==> flow/design.v <==
module pc_counter(
		input clk,
		input reset,
		input [31:0] next_addr,
		output reg [31:0] current,
		input hazardStall);
	always @(posedge clk) begin
		if (reset == 1)
			current <= 32'h00003000;
		else if (hazardStall == 0)
			current <= next_addr;
	end
endmodule
module alu( output reg[31:0] aluresult, output zero,
            input[3:0] operation, input[31:0] data_a, input [31:0] data_b );
  assign zero = (aluresult == 32'b0);
  always @(*) begin
    case (operation)
      4'b0000: begin  
        aluresult = data_a & data_b;
      end
      4'b0001: begin  
        aluresult = data_a | data_b;
      end
      4'b0010: begin  
        aluresult = data_a + data_b;
      end
      4'b0110: begin  
        aluresult = data_a - data_b;
      end
      4'b0111: begin  
        if  
          ((data_a[31] == 1) && (data_b [31] == 0))
          begin
          aluresult = 1;
        end
       else if  
          ((data_b[31] == 1) && (data_a [31] == 0))
          begin
          aluresult = 0;
        end
        else  
        begin
          aluresult =  data_a < data_b ? 1 : 0;
      end
      end
      4'b1100: begin  
        aluresult = ~( data_a  | data_b );
      end
      default: begin
        aluresult = data_a + data_b;
      end
    endcase
  end
endmodule
module mux32_2_1(
	input s,
	input [31:0] in0,
	input [31:0] in1,
	output reg [31:0] out
	);
	always @(*)
		if (s==1) begin
			out = in1;
		end
		else begin
			out = in0;
		end
endmodule
module InstructionFetch(
    input clk,
		input reset,
		output [31:0] inst_addr,
		input [31:0] aluAddresult,
		output [31:0] instr_add_4,
		input pcSrc,
		input hazardStall,  
		input jump,
		input [31:0] jumpMux1
		);
	wire [31:0] next_addr;
	pc_counter pc_counter(
	    .clk (clk),
			.reset    (reset   ), 	 
			.next_addr    (next_addr), 	 
			.current  (inst_addr),	 
			.hazardStall(hazardStall));
	wire [31:0] mux2mux;
	mux32_2_1 mux32_2_1_b (
			.s    (pcSrc   ),  
			.in0  (instr_add_4 ),   
			.in1  (aluAddresult ),  
			.out  (mux2mux ));  
	alu aluPLus4 (
			.aluresult  (instr_add_4),  
			.zero       (      ), 		
			.operation  (4'b0010 ), 	 
			.data_a     (inst_addr), 	 
			.data_b     (32'd4    ));		 
  mux32_2_1 mux32_2_1_j (
			.s    (jump   ),  
			.in0  (mux2mux ),   
			.in1  (jumpMux1),  
			.out  (next_addr ));  
endmodule
module IFIDPipeReg(
		input reset,
		input[31:0] instr_add_4,
		output reg [31:0] IFIDinstr_add_4,
		input[31:0] instr,
		output reg [31:0] IFIDinstr,
		input ifFlush,  
		input stall,
		input clk);  
	always @(posedge clk)
	begin
		if (reset == 1) begin
			IFIDinstr <= 32'h0000;
		end
		else if (stall == 1) begin
			IFIDinstr <= IFIDinstr;
		end
		else if (ifFlush == 1) begin
			IFIDinstr <= 32'h0000;
		end
		else begin
			IFIDinstr_add_4 <= instr_add_4;
			IFIDinstr <= instr;
		end
	end
endmodule
module controlunit ( output reg regdest, output reg jump, output reg branch, output reg memread,
                     output reg memtoreg, output reg memwrite, output reg alusrc, output reg regwrite,
                     output reg[1:0] aluop, input [5:0] opcode );
  always @(*) begin
    {regdest, alusrc, memtoreg, regwrite, memread, memwrite, branch, jump, aluop}=10'b0000000000;
    case (opcode)
      6'b000000: begin  
        regdest = 1;
        regwrite = 1;
        aluop = 2'b10;
      end
      6'b100011: begin  
        alusrc = 1;
        memtoreg = 1;
        regwrite = 1;
        memread = 1;
      end
      6'b101011: begin  
        alusrc = 1;
	   memwrite = 1;
      end
      6'b000100: begin  
        branch = 1;
        aluop = 2'b01;
      end
      6'b001000: begin  
        regwrite = 1;
	alusrc = 1;
      end
      6'b001001: begin  
        regwrite = 1;
	   alusrc = 1;
      end
      6'b000010: begin  
        jump = 1;
      end
    endcase
  end
endmodule
module sign_extend(
	input [15:0] extendMe,
	output reg [31:0] extended);
	always @(*)
		begin if
				(extendMe[15] == 0)
			extended =  {16'b0000000000000000, extendMe};
		else
			extended =  {16'b1111111111111111, extendMe};
		end
endmodule
module shiftleft2(
	input [29:0] shiftMe,
	output reg [31:0] shifted);
	always @(*) begin
		shifted = {shiftMe[29:0], 2'b00};
	end
endmodule
module combineSLPC4(
	input [3:0] aluPlus4,
	input [25:0] instr,
	output reg [31:0] out
	);
	always @(*) begin
		out = {aluPlus4, instr, 2'b00};
	end
endmodule
module reg_file(
input [4:0] readReg1, readReg2, writeReg,
input [31:0] writeData,
input regWrite, clk,
output reg [31:0] readData1, readData2
);
reg [31:0] regFile [31:0];
always @(*) begin
	if (readReg1 == 0)
		readData1 = 0;
	else if (regWrite && writeReg == readReg1)
		readData1 = writeData;
	else
		readData1 = regFile[readReg1];
	if (readReg2 == 0)
		readData2 = 0;
	else if (regWrite && writeReg == readReg2)
		readData2 = writeData;
	else
		readData2 = regFile[readReg2];
end
always @(posedge clk) begin
	if (regWrite && writeReg != 0)
		regFile[writeReg] <= writeData;
end
endmodule
module comparator(
		input [31:0] readData1,
		input [31:0] readData2,
		output reg IFFlush,
		input [5:0] IFIDinstr,
		output reg PCSrc,
		output reg jump,
		output zero
		);
	alu alu (
			.aluresult  (  ),
			.zero       (zero      ),
			.operation  (4'b0110 ),
			.data_a     (readData1    ),
			.data_b     (readData2    ));
	always @(*) begin
    case (IFIDinstr)
      6'b000010: begin
		IFFlush = 1;
		PCSrc = 0;
		jump = 1;
      end
      6'b000100: begin  
		IFFlush = zero;
		PCSrc = zero;
		jump = 0;
      end
      default: begin
        IFFlush = 0;
		PCSrc = 0;
		jump = 0;
      end
    endcase
  end
endmodule
module andGate(input in0, input in1, output reg out);
	always @(*) begin
		if ((in0 == 1 ) && (in1 == 1))
				out = 1;
		else
			out = 0;
		end
endmodule
module InstructionDecode(
		input [31:0] IFIDinstr,
		input [31:0] IFIDinstr_add_4,
		output [31:0] aluAddresult,
		input [4:0] writeReg,
		input [31:0] writeData,
		input regWrite,
		input clk,
		input stall,
		output [31:0] readData1,
		output [31:0] data_out,
		output ifflush,
		output pcSrc,
		output [31:0] signExtended,
		output jump,
		output [31:0] aluAddB
		);
	wire [31:0] branchOffset;
	sign_extend sign_extend (
			.extendMe  (IFIDinstr[15:0]),  
			.extended  (signExtended));  
	shiftleft2 shiftleft2 (
			.shiftMe  (signExtended[29:0]),   
			.shifted  (branchOffset ));		 
	alu aluAdd (
			.aluresult  (aluAddresult ),  
			.zero       (      ),  
			.operation  (4'b0010),  
			.data_a     (IFIDinstr_add_4  ),   
			.data_b     (branchOffset    ));  
	combineSLPC4 combineSLPC4 (
		.aluPlus4  (IFIDinstr_add_4[31:28]),  
		.instr  (IFIDinstr[25:0] ),  
		.out  (aluAddB ));	 
	reg_file reg_file (
			.readReg1   (IFIDinstr[25:21]),  
			.readReg2   (IFIDinstr[20:16]),  
			.writeReg   (writeReg  ),    
			.writeData  (writeData ),    
			.regWrite   (regWrite  ),    
			.clk        (clk       ),    
			.readData1  (readData1 ),    
			.readData2  (data_out ));   
	wire ifflushInternal, pcSrcAnd, jumpInternal, zero;
	comparator c1(
			.readData1 (readData1),
			.readData2 (data_out),
			.IFFlush (ifflushInternal),
			.IFIDinstr (IFIDinstr[31:26]),
			.PCSrc (pcSrcAnd),
			.jump (jumpInternal),
			.zero (zero));
	wire go = ~stall;
	andGate andGate (
		.in0  (ifflushInternal ),
		.in1  (go ),
		.out  (ifflush ));
	andGate andGate2 (
		.in0  (pcSrcAnd ),
		.in1  (go ),
		.out  (pcSrc ));
	andGate andGate3 (
		.in0  (jumpInternal ),
		.in1  (go ),
		.out  (jump ));
endmodule
module IDEXPipeReg(
	input reset,
	input bubble,
	input regdestID,
	input mem_readID,
	input memtoregID,
	input MemWriteSafe,
	input alusrcID,
	input RegWriteHazardSafe,
	input [1:0] aluopID,
	output reg regdest,
	output reg mem_readEX,
	output reg memtoregEX,
	output reg MemWriteSafeEX,
	output reg alusrc,
	output reg RegWriteHazardSafeEX,
	output reg [1:0] aluop,
	input  [31:0] readData1ID,
	input  [31:0] readData2ID,
	output reg [31:0] readData1EX,
	output reg  [31:0] readData2EX,
	input [31:0] extendedID,
	output reg [31:0] extendedEX,
	input [31:0] IFIDinstr,
	output reg [31:0] IDEXinstr,
	input clk);
	always @(posedge clk)
	begin
		if (reset == 1 || bubble == 1) begin
			mem_readEX <= 0;
			MemWriteSafeEX <= 0;
			RegWriteHazardSafeEX <= 0;
		end
		else begin
			mem_readEX <= mem_readID;
			MemWriteSafeEX <= MemWriteSafe;
			RegWriteHazardSafeEX <= RegWriteHazardSafe;
		end
		regdest <= regdestID;
		memtoregEX <= memtoregID;
		alusrc <= alusrcID;
		aluop <= aluopID;
		readData1EX <= readData1ID;
		readData2EX <= readData2ID;
		extendedEX <= extendedID;
		IDEXinstr <= IFIDinstr;
	end
endmodule
module alu_control(input[1:0] aluop, input[5:0] funct, output reg[3:0] operation );
  always @(*) begin
    if (aluop == 2'b00)
      operation = 4'b0010;       
    else if (aluop == 2'b01)
      operation = 4'b0110;       
    else if (aluop == 2'b10 && funct == 6'b100000)
      operation = 4'b0010;       
    else if (aluop[1] == 1 && funct == 6'b100010)
      operation = 4'b0110;        
    else if (aluop == 2'b10 && funct == 6'b100100)
      operation = 4'b0000;       
    else if (aluop == 2'b10 && funct== 6'b100101)
      operation = 4'b0001;       
    else if (aluop == 2'b10 && funct == 6'b101010)
      operation = 4'b0111;       
    else
      operation = 4'b0010;       
  end
endmodule
module mux4_4_1(
		input [31:0] IDEX,
		input [31:0] EXMEM,
		input [31:0] MEMWB,
		input [1:0] s,
		output reg [31:0] aluInput);
	always @(*)
	    case (s)
     2'b10 : begin 
        aluInput = EXMEM;
      end
     2'b01 : begin 
        aluInput = MEMWB;
      end
     default : begin 
        aluInput = IDEX;
      end
	    endcase
endmodule
module mux4_2_1(
		input [4:0] in0,
		input [4:0] in1,
		input s,
		output reg [4:0] out);
	always @(*)
		if (s==1) begin
			out = in1;
	 end
	 else begin
			out = in0;
	 end
endmodule
module execute(
		input [1:0] alu_op,
		output [31:0] data_addrEXMEM,
		input [31:0] IDEXreadData1,
		input [31:0] IDEXreadData2,
		input [31:0] EXMEMresult,
		input [31:0] MEMWBresult,
		input [31:0] IDEXsignExtended,
		input [31:0] IDEXinstr,
		input alu_src,
		input [1:0] fwdA,
		input [1:0] fwdB,
		input regdest,
		output [4:0] writeReg,
		output [31:0] fwdBMux
		);
	wire [3:0] operation;
	alu_control alu_control (
			.aluop      (alu_op),   
			.funct      (IDEXinstr[5:0]     ),  
			.operation  (operation ));  
	wire [31:0] readData1;
	wire [31:0] readData2;
	mux4_4_1 fwdmuxa (
			.IDEX      (IDEXreadData1     ),
			.EXMEM     (EXMEMresult       ),
			.MEMWB     (MEMWBresult       ),
			.s         (fwdA        ),
			.aluInput  (readData1 ));
	mux4_4_1 fwdmuxb (
			.IDEX      (IDEXreadData2     ),
			.EXMEM     (EXMEMresult       ),
			.MEMWB     (MEMWBresult       ),
			.s         (fwdB        ),
			.aluInput  (fwdBMux ));
	mux32_2_1 mux32_2_1 (
			.s    (alu_src   ),
			.in0  (fwdBMux ),
			.in1  (IDEXsignExtended ),
			.out  (readData2 ));
	alu aluMain (
			.aluresult  (data_addrEXMEM),
			.zero       (      ),
			.operation  (operation ),
			.data_a     (readData1    ),
			.data_b     (readData2    ));
	mux4_2_1 mux4_2_1 (
			.in0  (IDEXinstr[20:16]),
			.in1  (IDEXinstr[15:11]),
			.s    (regdest),
			.out  (writeReg));
endmodule
module EXMEMPipeReg(
		input reset,
		input [4:0] writeRegEX,
		input [31:0] data_addrEX,
		input [31:0] writeDataEX,
		input mem_readEX, memwrite,
		input RegWriteEx, memtoregEX,
		output reg [4:0] writeRegMEM,
		output reg [31:0] data_addr,
		output reg [31:0] writeData,
		output reg mem_read, mem_write,
		output reg RegWriteMem, memtoregMEM,
		input clk);
	always @(posedge clk) begin
		if (reset == 1) begin
			mem_read <= 0;
			mem_write <= 0;
			RegWriteMem <= 0;
		end
		else begin
			mem_read <= mem_readEX;
			mem_write <= memwrite;
			RegWriteMem <= RegWriteEx;
		end
		writeRegMEM <= writeRegEX;
		data_addr <= data_addrEX;
		writeData <= writeDataEX;
		memtoregMEM <= memtoregEX;
	end
endmodule
module MEMWBPipeReg(
	input reset,
	input [31:0] read_data,
	input [31:0] data_addr,
	input [4:0] writeRegMem,
	input regWriteMem,
	input memtoregMem,
	output reg [31:0] read_dataIF,
	output reg [31:0] data_addrIF,
	output reg [4:0] writeRegMemIF,
	output reg regWrite,
	output reg memtoreg,
	input clk);
	always @(posedge clk) begin
		if (reset == 1)
			regWrite <= 0;
		else
			regWrite <= regWriteMem;
		data_addrIF <= data_addr;
		memtoreg <= memtoregMem;
		writeRegMemIF <= writeRegMem;
		read_dataIF <= read_data;
	end
endmodule
module HazardDetector(
		input [4:0] IDEXinstrRt2016,
		input [4:0] IFIDinstrRs2521,
		input [4:0] IFIDinstrRt2016,
		input IDEXMemRead,
		input IDbranch,
		input IDEXRegWrite,
		input [4:0] IDEXWriteReg,
		input EXMEMRegWrite,
		input [4:0] EXMEMWriteReg,
		output reg stall,
		input RegWrite,
		input MemWrite,
		output reg RegWriteSafe,
		output reg MemWriteSafe);
	reg loadUse, branchWait;
	always @(*) begin
		loadUse = (IDEXMemRead == 1) &&
			((IDEXinstrRt2016 == IFIDinstrRs2521) || (IDEXinstrRt2016 == IFIDinstrRt2016));
		branchWait = (IDbranch == 1) && (
			((IDEXRegWrite == 1) && (IDEXWriteReg != 0) &&
			 ((IDEXWriteReg == IFIDinstrRs2521) || (IDEXWriteReg == IFIDinstrRt2016))) ||
			((EXMEMRegWrite == 1) && (EXMEMWriteReg != 0) &&
			 ((EXMEMWriteReg == IFIDinstrRs2521) || (EXMEMWriteReg == IFIDinstrRt2016))));
		stall = loadUse || branchWait;
		if (stall) begin
			RegWriteSafe = 0;
			MemWriteSafe = 0;
		end
		else begin
			RegWriteSafe = RegWrite;
			MemWriteSafe = MemWrite;
		end
	end
endmodule
module ForwardingUnit(
		input [4:0] IDEXinstrRt2016,
		input [4:0] IDEXinstrRs2521,
		input EXMEMRegWrite,
		input [4:0] EXMEMRegRd1511,
		input MEMWBRegWrite,
		input [4:0] MEMWBRegRd1511,
		output reg [1:0] fwdA,
		output reg [1:0] fwdB
		);
	always @(*)
	begin
		fwdA = 2'b00;
		fwdB = 2'b00;
		if ((EXMEMRegWrite == 1) && (EXMEMRegRd1511 != 0)) begin
			if (EXMEMRegRd1511 == IDEXinstrRs2521) begin
				fwdA = 2'b10;
			end
			if (EXMEMRegRd1511 == IDEXinstrRt2016) begin
				fwdB = 2'b10;
			end
		end
		if ((EXMEMRegWrite == 0) || (EXMEMRegRd1511 == 0 || EXMEMRegRd1511 != IDEXinstrRs2521)) begin
			if ((MEMWBRegWrite == 1) && (MEMWBRegRd1511 != 0)) begin
				if (MEMWBRegRd1511 == IDEXinstrRs2521) begin
					fwdA = 2'b01;
				end
			end
		end
		if ((EXMEMRegWrite == 0) || (EXMEMRegRd1511 == 0 || EXMEMRegRd1511 != IDEXinstrRt2016)) begin
			if ((MEMWBRegWrite == 1) && (MEMWBRegRd1511 != 0)) begin
				if (MEMWBRegRd1511 == IDEXinstrRt2016) begin
					fwdB = 2'b01;
				end
			end
		end
	end
endmodule
module pipelineProcessor(
	input clk,
	input reset,
	output [31:0]  inst_addr,
	input  [31:0]  instr,
	output [31:0]  data_addr,
	output  [31:0]  data_out,
	output        mem_read,
	output          mem_write,
	input  [31:0]  data_in
	);
	wire [31:0] instr_add_4;
	wire [31:0] aluAddresult;
	wire [31:0] IFIDinstr;
	wire [31:0] jumpMux1;
	wire pcSrc, jump, stall, ifFlush;
	InstructionFetch InstructionFetch (
	  .clk   (clk),
		.reset         (reset        ),
		.inst_addr     (inst_addr    ),
		.aluAddresult  (aluAddresult ),
		.instr_add_4   (instr_add_4  ),
		.pcSrc         (pcSrc        ),
		.hazardStall	(stall ),
		.jump         (jump),
		.jumpMux1     (jumpMux1));
	wire [31:0] IFIDinstr_add_4;
	IFIDPipeReg IFIDPipeReg (
		.reset            (reset           ),
		.instr_add_4      (instr_add_4     ),
		.IFIDinstr_add_4  (IFIDinstr_add_4 ),
		.instr            (instr           ),
		.IFIDinstr        (IFIDinstr       ),
		.ifFlush          (ifFlush         ),
		.stall            (stall           ),
		.clk              (clk             ));
	wire [1:0] aluopID;
	wire regdestID, jumpID, branchID, mem_readID, memtoregID, MemWriteHazard;
	wire alusrcID, RegWriteHazard;
	controlunit controlunit (
		.regdest   (regdestID  ),
		.jump      (jumpID     ),
		.branch    (branchID   ),
		.memread   (mem_readID  ),
		.memtoreg  (memtoregID ),
		.memwrite  (MemWriteHazard ),
		.alusrc    (alusrcID   ),
		.regwrite  (RegWriteHazard ),
		.aluop     (aluopID    ),
		.opcode    (IFIDinstr[31:26]   ));
	wire [31:0] readData1ID;
	wire [31:0] readData2ID;
	wire [31:0] signExtended;
	wire [4:0] writeReg;
	wire [31:0] writeData;
	wire regWrite;
	InstructionDecode InstructionDecode (
		.IFIDinstr        (IFIDinstr       ),
		.IFIDinstr_add_4  (IFIDinstr_add_4 ),
		.aluAddresult     (aluAddresult    ),
		.writeReg         (writeReg        ),
		.writeData        (writeData       ),
		.regWrite         (regWrite        ),
		.clk              (clk             ),
		.stall            (stall           ),
		.readData1        (readData1ID       ),
		.data_out         (readData2ID        ),
		.ifflush          (ifFlush         ),
		.pcSrc            (pcSrc           ),
		.signExtended     (signExtended    ),
		.jump 			  (jump)			,
		.aluAddB		  (jumpMux1));
	wire [31:0] extendedEX;
	wire [31:0] IDEXreadData1, IDEXreadData2, IDEXinstr2;
	wire [1:0] alu_op;
	wire regdest, mem_readEX, memtoregEX, mem_writeEX, alusrc, RegWriteEx;
	wire RegWriteSafe, MemWriteSafe;
	IDEXPipeReg IDEXPipeReg (
		.reset                 (reset                ),
		.bubble                (stall                ),
		.regdestID             (regdestID            ),
		.mem_readID            (mem_readID           ),
		.memtoregID            (memtoregID           ),
		.MemWriteSafe          (MemWriteSafe         ),
		.alusrcID              (alusrcID             ),
		.RegWriteHazardSafe    (RegWriteSafe  		 ),
		.aluopID               (aluopID              ),
		.regdest               (regdest              ),
		.mem_readEX            (mem_readEX           ),
		.memtoregEX            (memtoregEX           ),
		.MemWriteSafeEX        (mem_writeEX       ),
		.alusrc                (alusrc               ),
		.RegWriteHazardSafeEX  (RegWriteEx		 ),
		.aluop                 (alu_op                ),
		.readData1ID           (readData1ID          ),
		.readData2ID           (readData2ID          ),
		.readData1EX           (IDEXreadData1          ),
		.readData2EX           (IDEXreadData2          ),
		.extendedID            (signExtended           ),
		.extendedEX            (extendedEX           ),
		.IFIDinstr			   (IFIDinstr			  ),
		.IDEXinstr				(IDEXinstr2			  ),
		.clk                   (clk                  ));
	wire [31:0] data_addrEX;
	wire [1:0] fwdA, fwdB;
	wire [4:0] writeRegEX;
	wire [31:0] writeDataEX;
	execute execute (
		.alu_op            (alu_op           ),
		.data_addrEXMEM    (data_addrEX   ),
		.IDEXreadData1     (IDEXreadData1    ),
		.IDEXreadData2     (IDEXreadData2    ),
		.EXMEMresult       (data_addr      ),
		.MEMWBresult       (writeData      ),
		.IDEXsignExtended  (extendedEX  ),
		.IDEXinstr         (IDEXinstr2        ),
		.alu_src           (alusrc          ),
		.fwdA              (fwdA             ),
		.fwdB              (fwdB             ),
		.regdest           (regdest          ),
		.writeReg          (writeRegEX       ),
		.fwdBMux		   (writeDataEX		));
	wire [4:0] writeRegMEM;
	wire RegWriteMem, memtoregMEM;
	EXMEMPipeReg EXMEMPipeReg (
		.reset        (reset       ),
		.writeRegEX   (writeRegEX  ),
		.data_addrEX  (data_addrEX ),
		.writeDataEX  (writeDataEX ),
		.mem_readEX   (mem_readEX  ),
		.memwrite     (mem_writeEX    ),
		.RegWriteEx   (RegWriteEx  ),
		.memtoregEX   (memtoregEX  ),
		.writeRegMEM  (writeRegMEM ),
		.data_addr    (data_addr   ),
		.writeData    (data_out   ),
		.mem_read     (mem_read    ),
		.mem_write    (mem_write   ),
		.RegWriteMem  (RegWriteMem ),
		.memtoregMEM  (memtoregMEM ),
		.clk          (clk         ));
	wire [31:0] read_dataIF, data_addrIF;
	wire memtoreg;
	MEMWBPipeReg MEMWBPipeReg (
		.reset          (reset         ),
		.read_data      (data_in     ),
		.data_addr      (data_addr     ),
		.writeRegMem    (writeRegMEM   ),
		.regWriteMem    (RegWriteMem  ),
		.memtoregMem    (memtoregMEM   ),
		.read_dataIF    (read_dataIF   ),
		.data_addrIF    (data_addrIF   ),
		.writeRegMemIF  (writeReg ),
		.regWrite       (regWrite      ),
		.memtoreg       (memtoreg      ),
		.clk            (clk           ));
	mux32_2_1 mux32_2_1data (
		.s    (memtoreg   ),
		.in0  (data_addrIF ),
		.in1  (read_dataIF ),
		.out  (writeData ));
	HazardDetector HazardDetector (
		.IDEXinstrRt2016  (IDEXinstr2[20:16] ),
		.IFIDinstrRs2521  (IFIDinstr[25:21] ),
		.IFIDinstrRt2016  (IFIDinstr[20:16] ),
		.IDEXMemRead      (mem_readEX     ),
		.IDbranch         (branchID        ),
		.IDEXRegWrite     (RegWriteEx      ),
		.IDEXWriteReg     (writeRegEX      ),
		.EXMEMRegWrite    (RegWriteMem     ),
		.EXMEMWriteReg    (writeRegMEM     ),
		.stall            (stall           ),
		.RegWrite         (RegWriteHazard        ),
		.MemWrite         (MemWriteHazard        ),
		.RegWriteSafe     (RegWriteSafe    ),
		.MemWriteSafe     (MemWriteSafe    ));
	ForwardingUnit ForwardingUnit (
		.IDEXinstrRt2016  (IDEXinstr2[20:16] ),
		.IDEXinstrRs2521  (IDEXinstr2[25:21] ),
		.EXMEMRegWrite    (RegWriteMem   ),
		.EXMEMRegRd1511   (writeRegMEM  ),
		.MEMWBRegWrite    (regWrite   ),
		.MEMWBRegRd1511   (writeReg  ),
		.fwdA             (fwdA            ),
		.fwdB             (fwdB            ));
endmodule
Appendix: tool output

[Reports on pipelineProcessor]
Tool output for the design above before and after an edit, in the order of the flow.
"before" refers to lines of the RTL above, "after" to lines of the edited file.
"change" is "after" less "before", of the values as shown.
Operators: Yosys type, input widths -> output width; for muxes data width and select width s.
A cell with n/a has no value.
Set-up
  top: pipelineProcessor
  clock port: clk
  cell library: sky130hd
  timing corner: tt_025C_1v80

[The edit]
Unified diff, file above to edited file.
This change comes from a script, not from a designer. The edited design behaves differently; no optimisation was intended.
begin of diff
@@ -613,5 +613,5 @@
 	input clk,
 	input reset,
-	output [31:0]  inst_addr,
+	output [31:0]  inst_addr_o,
 	input  [31:0]  instr,
 	output [31:0]  data_addr,
@@ -621,4 +621,8 @@
 	input  [31:0]  data_in
 	);
+	wire [31:0] inst_addr;
+	reg [31:0] inst_addr_d1;
+	always @(posedge clk) inst_addr_d1 <= inst_addr;
+	assign inst_addr_o = inst_addr_d1;
 	wire [31:0] instr_add_4;
 	wire [31:0] aluAddresult;
end of diff

[Word-level counts]
Source: Yosys, flattened and elaborated, memories not mapped. Widths are those after wreduce. Print and check cells do not count. Equal cells are merged and count once.
Memory sizes are those after Yosys's memory passes, which may raise the word count (mostly to a power of two), join words into wider ones and drop unused or constant bits.
Bit counts
  register bits after elaboration: before 370, after 402, change +32
  memory bits (writable): before 1024, after 1024, change 0
  word width x clocked read ports: before 64, after 64, change 0
  memory cells: before 1, after 1, change 0
  bits of input ports: before 66, after 66, change 0
  output and inout bits: before 98, after 98, change 0
  cells after elaboration: before 174, after 175, change +1
Memory list
  words x width with read and write ports: before InstructionDecode.reg_file.regFile 32x32 r2 w1, after InstructionDecode.reg_file.regFile 32x32 r2 w1
Cells by class
  add/sub/neg operators: before 5, after 5, change 0
  $lt $le $gt $ge: before 1, after 1, change 0
  equality and inequality tests: before 35, after 35, change 0
  multiplexer cells: before 54, after 54, change 0
  bitwise logic cells: before 9, after 9, change 0
  reduce/logical cells: before 43, after 43, change 0
Operators by type and width
  $logic_and 1x1->1: before 19, after 19, change 0
  $mux 1: before 15, after 15, change 0
  $eq 5x5->1: before 12, after 12, change 0
  $mux 32: before 11, after 11, change 0
  $logic_or 1x1->1: before 10, after 10, change 0
  $mux 2: before 10, after 10, change 0
  $eq 6x6->1 const B: before 7, after 7, change 0
  $mux 3: before 6, after 6, change 0
  $mux 5: before 6, after 6, change 0
  $not 1->1: before 6, after 6, change 0
  $eq 2x1->1 const B: before 3, after 3, change 0
  $eq 2x2->1 const B: before 3, after 3, change 0
  $logic_not 5->1: before 3, after 3, change 0
  $reduce_bool 5->1: before 3, after 3, change 0
  $add 32x32->32: before 2, after 2, change 0
  $eq 4x3->1 const B: before 2, after 2, change 0
  $eq 6x4->1 const B: before 2, after 2, change 0
  $ne 5x5->1: before 2, after 2, change 0
  $pmux 32 s2: before 2, after 2, change 0
  $reduce_or 4->1: before 2, after 2, change 0
  $sub 32x32->32: before 2, after 2, change 0
  $add 32x3->32 const B: before 1, after 1, change 0
  $and 32x32->32: before 1, after 1, change 0
  $eq 4x1->1 const B: before 1, after 1, change 0
  $eq 4x4->1 const B: before 1, after 1, change 0
  $eq 6x2->1 const B: before 1, after 1, change 0
  $eq 6x3->1 const B: before 1, after 1, change 0
  $logic_not 2->1: before 1, after 1, change 0
The list need not be complete.

[Logic depth]
Depth = most cells in a row (Yosys ltp): at word level without a register or memory, in the mapped netlist without a sequential cell, where the memories' decode and read muxes count.
Depth
  depth in word-level cells: before 14, after 14, change 0
  ABC_AREA: before 0, after 0
  gate-level depth with buffers: before 28, after 28, change 0
  mapped depth without buffers: before 27, after 27, change 0

[After synthesis]
Yosys stat after the flow's synthesis: flattened, memories mapped to cells. It holds for the ABC_AREA given above (unset counts as 0); a run with the other value may have another netlist.
Synthesis totals
  cells in the netlist: before 4544, after 4546, change +2
  mapped area (mm^2): before 0.0679477, after 0.0683255, change +0.0003778
  area of sequential cells (mm^2): before 0.0380365, after 0.0386771, change +0.0006406
  mapped flip-flops: before 1372, after 1404, change +32
  buffers: before 314, after 317, change +3
Cells by type
  sky130_fd_sc_hd__nand2_1: before 205, after 248, change +43
  sky130_fd_sc_hd__o21ai_0: before 197, after 157, change -40
  sky130_fd_sc_hd__a22oi_1: before 102, after 67, change -35
  sky130_fd_sc_hd__dfxtp_1: before 316, after 348, change +32
  sky130_fd_sc_hd__o211ai_1: before 15, after 47, change +32
  sky130_fd_sc_hd__nand3_1: before 59, after 90, change +31
  sky130_fd_sc_hd__or2_2: before 37, after 8, change -29
  sky130_fd_sc_hd__clkbuf_1: before 222, after 244, change +22
  sky130_fd_sc_hd__a21o_1: before 37, after 56, change +19
  sky130_fd_sc_hd__nor2_1: before 265, after 247, change -18
  sky130_fd_sc_hd__a21oi_1: before 182, after 200, change +18
  sky130_fd_sc_hd__a31oi_1: before 23, after 8, change -15
  sky130_fd_sc_hd__mux2_2: before 34, after 48, change +14
  sky130_fd_sc_hd__buf_2: before 21, after 7, change -14
  sky130_fd_sc_hd__a211oi_1: before 53, after 66, change +13
  sky130_fd_sc_hd__or3_1: before 28, after 18, change -10
  sky130_fd_sc_hd__nor3_1: before 45, after 36, change -9
  sky130_fd_sc_hd__nand4_1: before 24, after 17, change -7
The list need not be complete.
The figures by module come from a second, unflattened synthesis with its own total; it is not the netlist above.
Second synthesis, totals
  cells (unflattened synthesis): before 7274, after 7306, change +32
  area (unflattened synthesis) (mm^2): before 0.0856484, after 0.086289, change +0.0006406
Each row is one instance without its submodules.
Modules, before
  reg_file: instances 1, cells 2481, area 0.0478334 mm^2, seq. area 0.0307495 mm^2
  alu: instances 4, cells 904, area 0.0058318 mm^2, seq. area 0 mm^2
  IDEXPipeReg: instances 1, cells 139, area 0.0027451 mm^2, seq. area 0.0027226 mm^2
  IFIDPipeReg: instances 1, cells 177, area 0.0024248 mm^2, seq. area 0.0016015 mm^2
  mux32_2_1: instances 4, cells 36, area 0.0005443 mm^2, seq. area 0 mm^2
  EXMEMPipeReg: instances 1, cells 76, area 0.0014802 mm^2, seq. area 0.0014614 mm^2
  MEMWBPipeReg: instances 1, cells 72, area 0.0014351 mm^2, seq. area 0.0014214 mm^2
  mux4_4_1: instances 2, cells 113, area 0.0006369 mm^2, seq. area 0 mm^2
  pc_counter: instances 1, cells 103, area 0.0011674 mm^2, seq. area 0.0006406 mm^2
  HazardDetector: instances 1, cells 53, area 0.0003929 mm^2, seq. area 0 mm^2
  ForwardingUnit: instances 1, cells 34, area 0.0002703 mm^2, seq. area 0 mm^2
  combineSLPC4: instances 1, cells 33, area 0.000244 mm^2, seq. area 0 mm^2
  shiftleft2: instances 1, cells 33, area 0.000244 mm^2, seq. area 0 mm^2
  sign_extend: instances 1, cells 32, area 0.0002402 mm^2, seq. area 0 mm^2
before: Modules not listed: 9.
Modules, after
  reg_file: instances 1, cells 2481, area 0.0478334 mm^2, seq. area 0.0307495 mm^2
  alu: instances 4, cells 904, area 0.0058318 mm^2, seq. area 0 mm^2
  IDEXPipeReg: instances 1, cells 139, area 0.0027451 mm^2, seq. area 0.0027226 mm^2
  IFIDPipeReg: instances 1, cells 177, area 0.0024248 mm^2, seq. area 0.0016015 mm^2
  mux32_2_1: instances 4, cells 36, area 0.0005443 mm^2, seq. area 0 mm^2
  EXMEMPipeReg: instances 1, cells 76, area 0.0014802 mm^2, seq. area 0.0014614 mm^2
  MEMWBPipeReg: instances 1, cells 72, area 0.0014351 mm^2, seq. area 0.0014214 mm^2
  mux4_4_1: instances 2, cells 113, area 0.0006369 mm^2, seq. area 0 mm^2
  pc_counter: instances 1, cells 103, area 0.0011674 mm^2, seq. area 0.0006406 mm^2
  pipelineProcessor: instances 1, cells 32, area 0.0006406 mm^2, seq. area 0.0006406 mm^2
  HazardDetector: instances 1, cells 53, area 0.0003929 mm^2, seq. area 0 mm^2
  ForwardingUnit: instances 1, cells 34, area 0.0002703 mm^2, seq. area 0 mm^2
  combineSLPC4: instances 1, cells 33, area 0.000244 mm^2, seq. area 0 mm^2
  shiftleft2: instances 1, cells 33, area 0.000244 mm^2, seq. area 0 mm^2
after: Modules not listed: 9.

[Worst setup path after synthesis]
Source: OpenSTA report_checks on the synthesized netlist (no wires, ideal clock, input and output delay 20% of the period each), path of least setup slack; recovery checks are left aside. Register names are those of the netlist, which keeps one name where synthesis merged equal registers.
Timing path post-synthesis
  path kind: before reg-to-reg, after reg-to-reg
  start point: before register (name not given), after register (name not given)
  end point: before register IFIDPipeReg.IFIDinstr_add_4[0], after register IFIDPipeReg.IFIDinstr_add_4[0]
  clock period (ps): before 9000, after 9000, change 0
  setup time (ps): before 461, after 461, change 0
  launch time at the first pin (ps): before 0, after 0, change 0
  data arrival time (ps): before 7781, after 7583, change -198
  required time (ps): before 8539, after 8539, change 0
  setup slack (ps): before 758, after 956, change +198
  path delay (ps): before 8242, after 8044, change -198
  stages: before 23, after 22, change -1
  path buffers: before 7, after 4, change -3
  synthesis period reached (ps): before 8242, after 8044, change -198
"path delay" is the arrival time less input delay plus setup time.
"stages" counts driving pins, that of a launching flip-flop among them; a cell with two outputs on the path counts twice.
"synthesis period reached" = period - worst setup slack (recovery checks aside). The figure is calculated, with input and output delays left at 20% of the set period.
On the way, post-synthesis, before
  path through: sky130_fd_sc_hd__dfxtp_1 > sky130_fd_sc_hd__clkbuf_2 > sky130_fd_sc_hd__buf_4 > sky130_fd_sc_hd__buf_1 > sky130_fd_sc_hd__buf_1 > sky130_fd_sc_hd__mux4_2 > sky130_fd_sc_hd__mux4_2 > sky130_fd_sc_hd__mux2i_1 > sky130_fd_sc_hd__a211oi_1 > sky130_fd_sc_hd__ha_1 > sky130_fd_sc_hd__o21a_1 > sky130_fd_sc_hd__a21boi_2 > sky130_fd_sc_hd__o2111ai_1 > sky130_fd_sc_hd__a2111oi_0 > sky130_fd_sc_hd__o211ai_1 > sky130_fd_sc_hd__and3_1 > sky130_fd_sc_hd__o2111ai_1 > sky130_fd_sc_hd__nor4b_4 > sky130_fd_sc_hd__and2_1 > sky130_fd_sc_hd__buf_6 > sky130_fd_sc_hd__buf_12 > sky130_fd_sc_hd__buf_8 > sky130_fd_sc_hd__nor3_1
Ends and longest elaborated chain, post-synthesis, before
  end: assignment: RTL line 127  | IFIDinstr_add_4 <= instr_add_4;
  end: declaration: RTL line 109  | output reg [31:0] IFIDinstr_add_4,
before: No chain of elaborated cells between the ends is given.
Some nets on the timed path still bear RTL names; the line given drives or declares the net.
Named nets, post-synthesis, before
  IDEXPipeReg.readData1ID[3]: RTL line 206  | if (readReg1 == 0)
On the way, post-synthesis, after
  path through: sky130_fd_sc_hd__dfxtp_1 > sky130_fd_sc_hd__clkbuf_1 > sky130_fd_sc_hd__clkbuf_1 > sky130_fd_sc_hd__buf_1 > sky130_fd_sc_hd__mux4_2 > sky130_fd_sc_hd__mux4_2 > sky130_fd_sc_hd__mux2i_1 > sky130_fd_sc_hd__nand2_1 > sky130_fd_sc_hd__o211ai_1 > sky130_fd_sc_hd__ha_1 > sky130_fd_sc_hd__a21o_1 > sky130_fd_sc_hd__nor3_1 > sky130_fd_sc_hd__a211oi_1 > sky130_fd_sc_hd__o21ai_1 > sky130_fd_sc_hd__a21oi_1 > sky130_fd_sc_hd__nand4b_1 > sky130_fd_sc_hd__a311oi_1 > sky130_fd_sc_hd__o21bai_1 > sky130_fd_sc_hd__xnor2_1 > sky130_fd_sc_hd__nor4b_4 > sky130_fd_sc_hd__buf_4 > sky130_fd_sc_hd__nor3_1
Ends and longest elaborated chain, post-synthesis, after
  end: assignment: RTL line 127  | IFIDinstr_add_4 <= instr_add_4;
  end: declaration: RTL line 109  | output reg [31:0] IFIDinstr_add_4,
after: No chain of elaborated cells between the ends is given.

[Timing after layout]
Path of least setup slack in the final report of the runs of pair 1 (OpenROAD, finished layout, wires in). Where an end is a register, its clock arrival counts in the times.
The path's times are printed in steps of 10 ps; the period is the one set.
Timing path post-layout
  path kind: before reg-to-reg, after reg-to-reg
  start point: before register (name not given), after register (name not given)
  end point: before register InstructionFetch.pc_counter.current[9], after register (name not given)
  clock period (ps): before 7730, after 7730, change 0
  setup time (ps): before 100, after 220, change +120
  launch time at the first pin (ps): before 790, after 780, change -10
  data arrival time (ps): before 8000, after 7880, change -120
  required time (ps): before 8410, after 8290, change -120
  setup slack (ps): before 410, after 410, change 0
  stages: before 23, after 22, change -1
  path buffers: before 5, after 4, change -1
On the way, post-layout, before
  path through: sky130_fd_sc_hd__dfxtp_4 > sky130_fd_sc_hd__buf_12 > sky130_fd_sc_hd__buf_4 > sky130_fd_sc_hd__buf_4 > sky130_fd_sc_hd__mux4_2 > sky130_fd_sc_hd__mux4_2 > sky130_fd_sc_hd__mux2i_1 > sky130_fd_sc_hd__a211oi_1 > sky130_fd_sc_hd__ha_1 > sky130_fd_sc_hd__a21oi_1 > sky130_fd_sc_hd__o211ai_1 > sky130_fd_sc_hd__o221ai_1 > sky130_fd_sc_hd__a2111oi_2 > sky130_fd_sc_hd__nand4_1 > sky130_fd_sc_hd__nor4_1 > sky130_fd_sc_hd__nand4_1 > sky130_fd_sc_hd__nor4b_4 > sky130_fd_sc_hd__and2_1 > sky130_fd_sc_hd__buf_12 > sky130_fd_sc_hd__buf_4 > sky130_fd_sc_hd__mux2i_1 > sky130_fd_sc_hd__a21oi_1 > sky130_fd_sc_hd__a22o_1
Ends and longest elaborated chain, post-layout, before
  end: assignment: RTL line 9  | current <= 32'h00003000;
  end: assignment: RTL line 11  | current <= next_addr;
  end: declaration: RTL line 5  | output reg [31:0] current,
before: No chain of elaborated cells between the ends is given.
Some nets on the timed path still bear RTL names; the line given drives or declares the net.
Named nets, post-layout, before
  IDEXPipeReg.readData1ID[16]: RTL line 206  | if (readReg1 == 0)
On the way, post-layout, after
  path through: sky130_fd_sc_hd__dfxtp_4 > sky130_fd_sc_hd__buf_12 > sky130_fd_sc_hd__buf_12 > sky130_fd_sc_hd__buf_12 > sky130_fd_sc_hd__mux4_2 > sky130_fd_sc_hd__mux4_2 > sky130_fd_sc_hd__mux2i_1 > sky130_fd_sc_hd__a211oi_1 > sky130_fd_sc_hd__ha_1 > sky130_fd_sc_hd__nand4_1 > sky130_fd_sc_hd__o211ai_1 > sky130_fd_sc_hd__mux2i_1 > sky130_fd_sc_hd__or4_1 > sky130_fd_sc_hd__a211o_1 > sky130_fd_sc_hd__nor4_1 > sky130_fd_sc_hd__nand4_1 > sky130_fd_sc_hd__nor4_1 > sky130_fd_sc_hd__nand4_1 > sky130_fd_sc_hd__or4_2 > sky130_fd_sc_hd__buf_12 > sky130_fd_sc_hd__nand3_1 > sky130_fd_sc_hd__a21oi_1
after: No chain of elaborated cells between the ends is given.
Named nets, post-layout, after
  IDEXPipeReg.readData1ID[22]: RTL line 206  | if (readReg1 == 0)

[Measured runs]
Runs of the flow (Yosys, OpenROAD) on both versions; the two runs of a pair have the same settings. The constraints put input and output delay at 20% of the set period each and load the outputs with 0.01 pF.
Settings, pair 1
  CORE_UTILIZATION: 40
  PLACE_DENSITY: 0.6
  period_ns: 7.73
  CAP_MARGIN: 20
  CORE_MARGIN: 2
  SLEW_MARGIN: 20
Final reports, pair 1
  chip area in the Yosys report (mm^2): before 0.0679477, after 0.0683255, change +0.0003778
  die footprint (mm^2): before 0.173181, after 0.174135, change +0.000954
  post-route utilization (%): before 46.0, after 46.2, change +0.2
  worst setup slack after layout (ps): before 410, after 411, change +1
  final setup TNS (ps): before 0, after 0, change 0
  power (uW): before 21779, after 22066, change +287
  reached clock period (ps): before 7320, after 7319, change -1
Settings, pair 2
  CORE_UTILIZATION: 20
  GPL_TIMING_DRIVEN: 1
  PLACE_DENSITY_LB_ADDON: 0.02
  SLEW_MARGIN: 15
  period_ns: 12.0
  CAP_MARGIN: 20
  CORE_MARGIN: 2
Final reports, pair 2
  chip area in the Yosys report (mm^2): before 0.0679477, after 0.0683255, change +0.0003778
  die footprint (mm^2): before 0.344416, after 0.34632, change +0.001904
  post-route utilization (%): before 24.1, after 24.2, change +0.1
  worst setup slack after layout (ps): before 3347, after 2645, change -702
  final setup TNS (ps): before 0, after 0, change 0
  power (uW): before 15470, after 15678, change +208
  reached clock period (ps): before 8653, after 9355, change +702
By "reached clock period" is meant the clock period of the run minus its worst setup slack. This is arithmetic on one report: input and output delays are still those of the set period (20% each).
By "power" is meant OpenSTA's value without simulated activity: inputs other than the clock are taken to toggle once in ten clock periods, and the tool carries that through the logic.
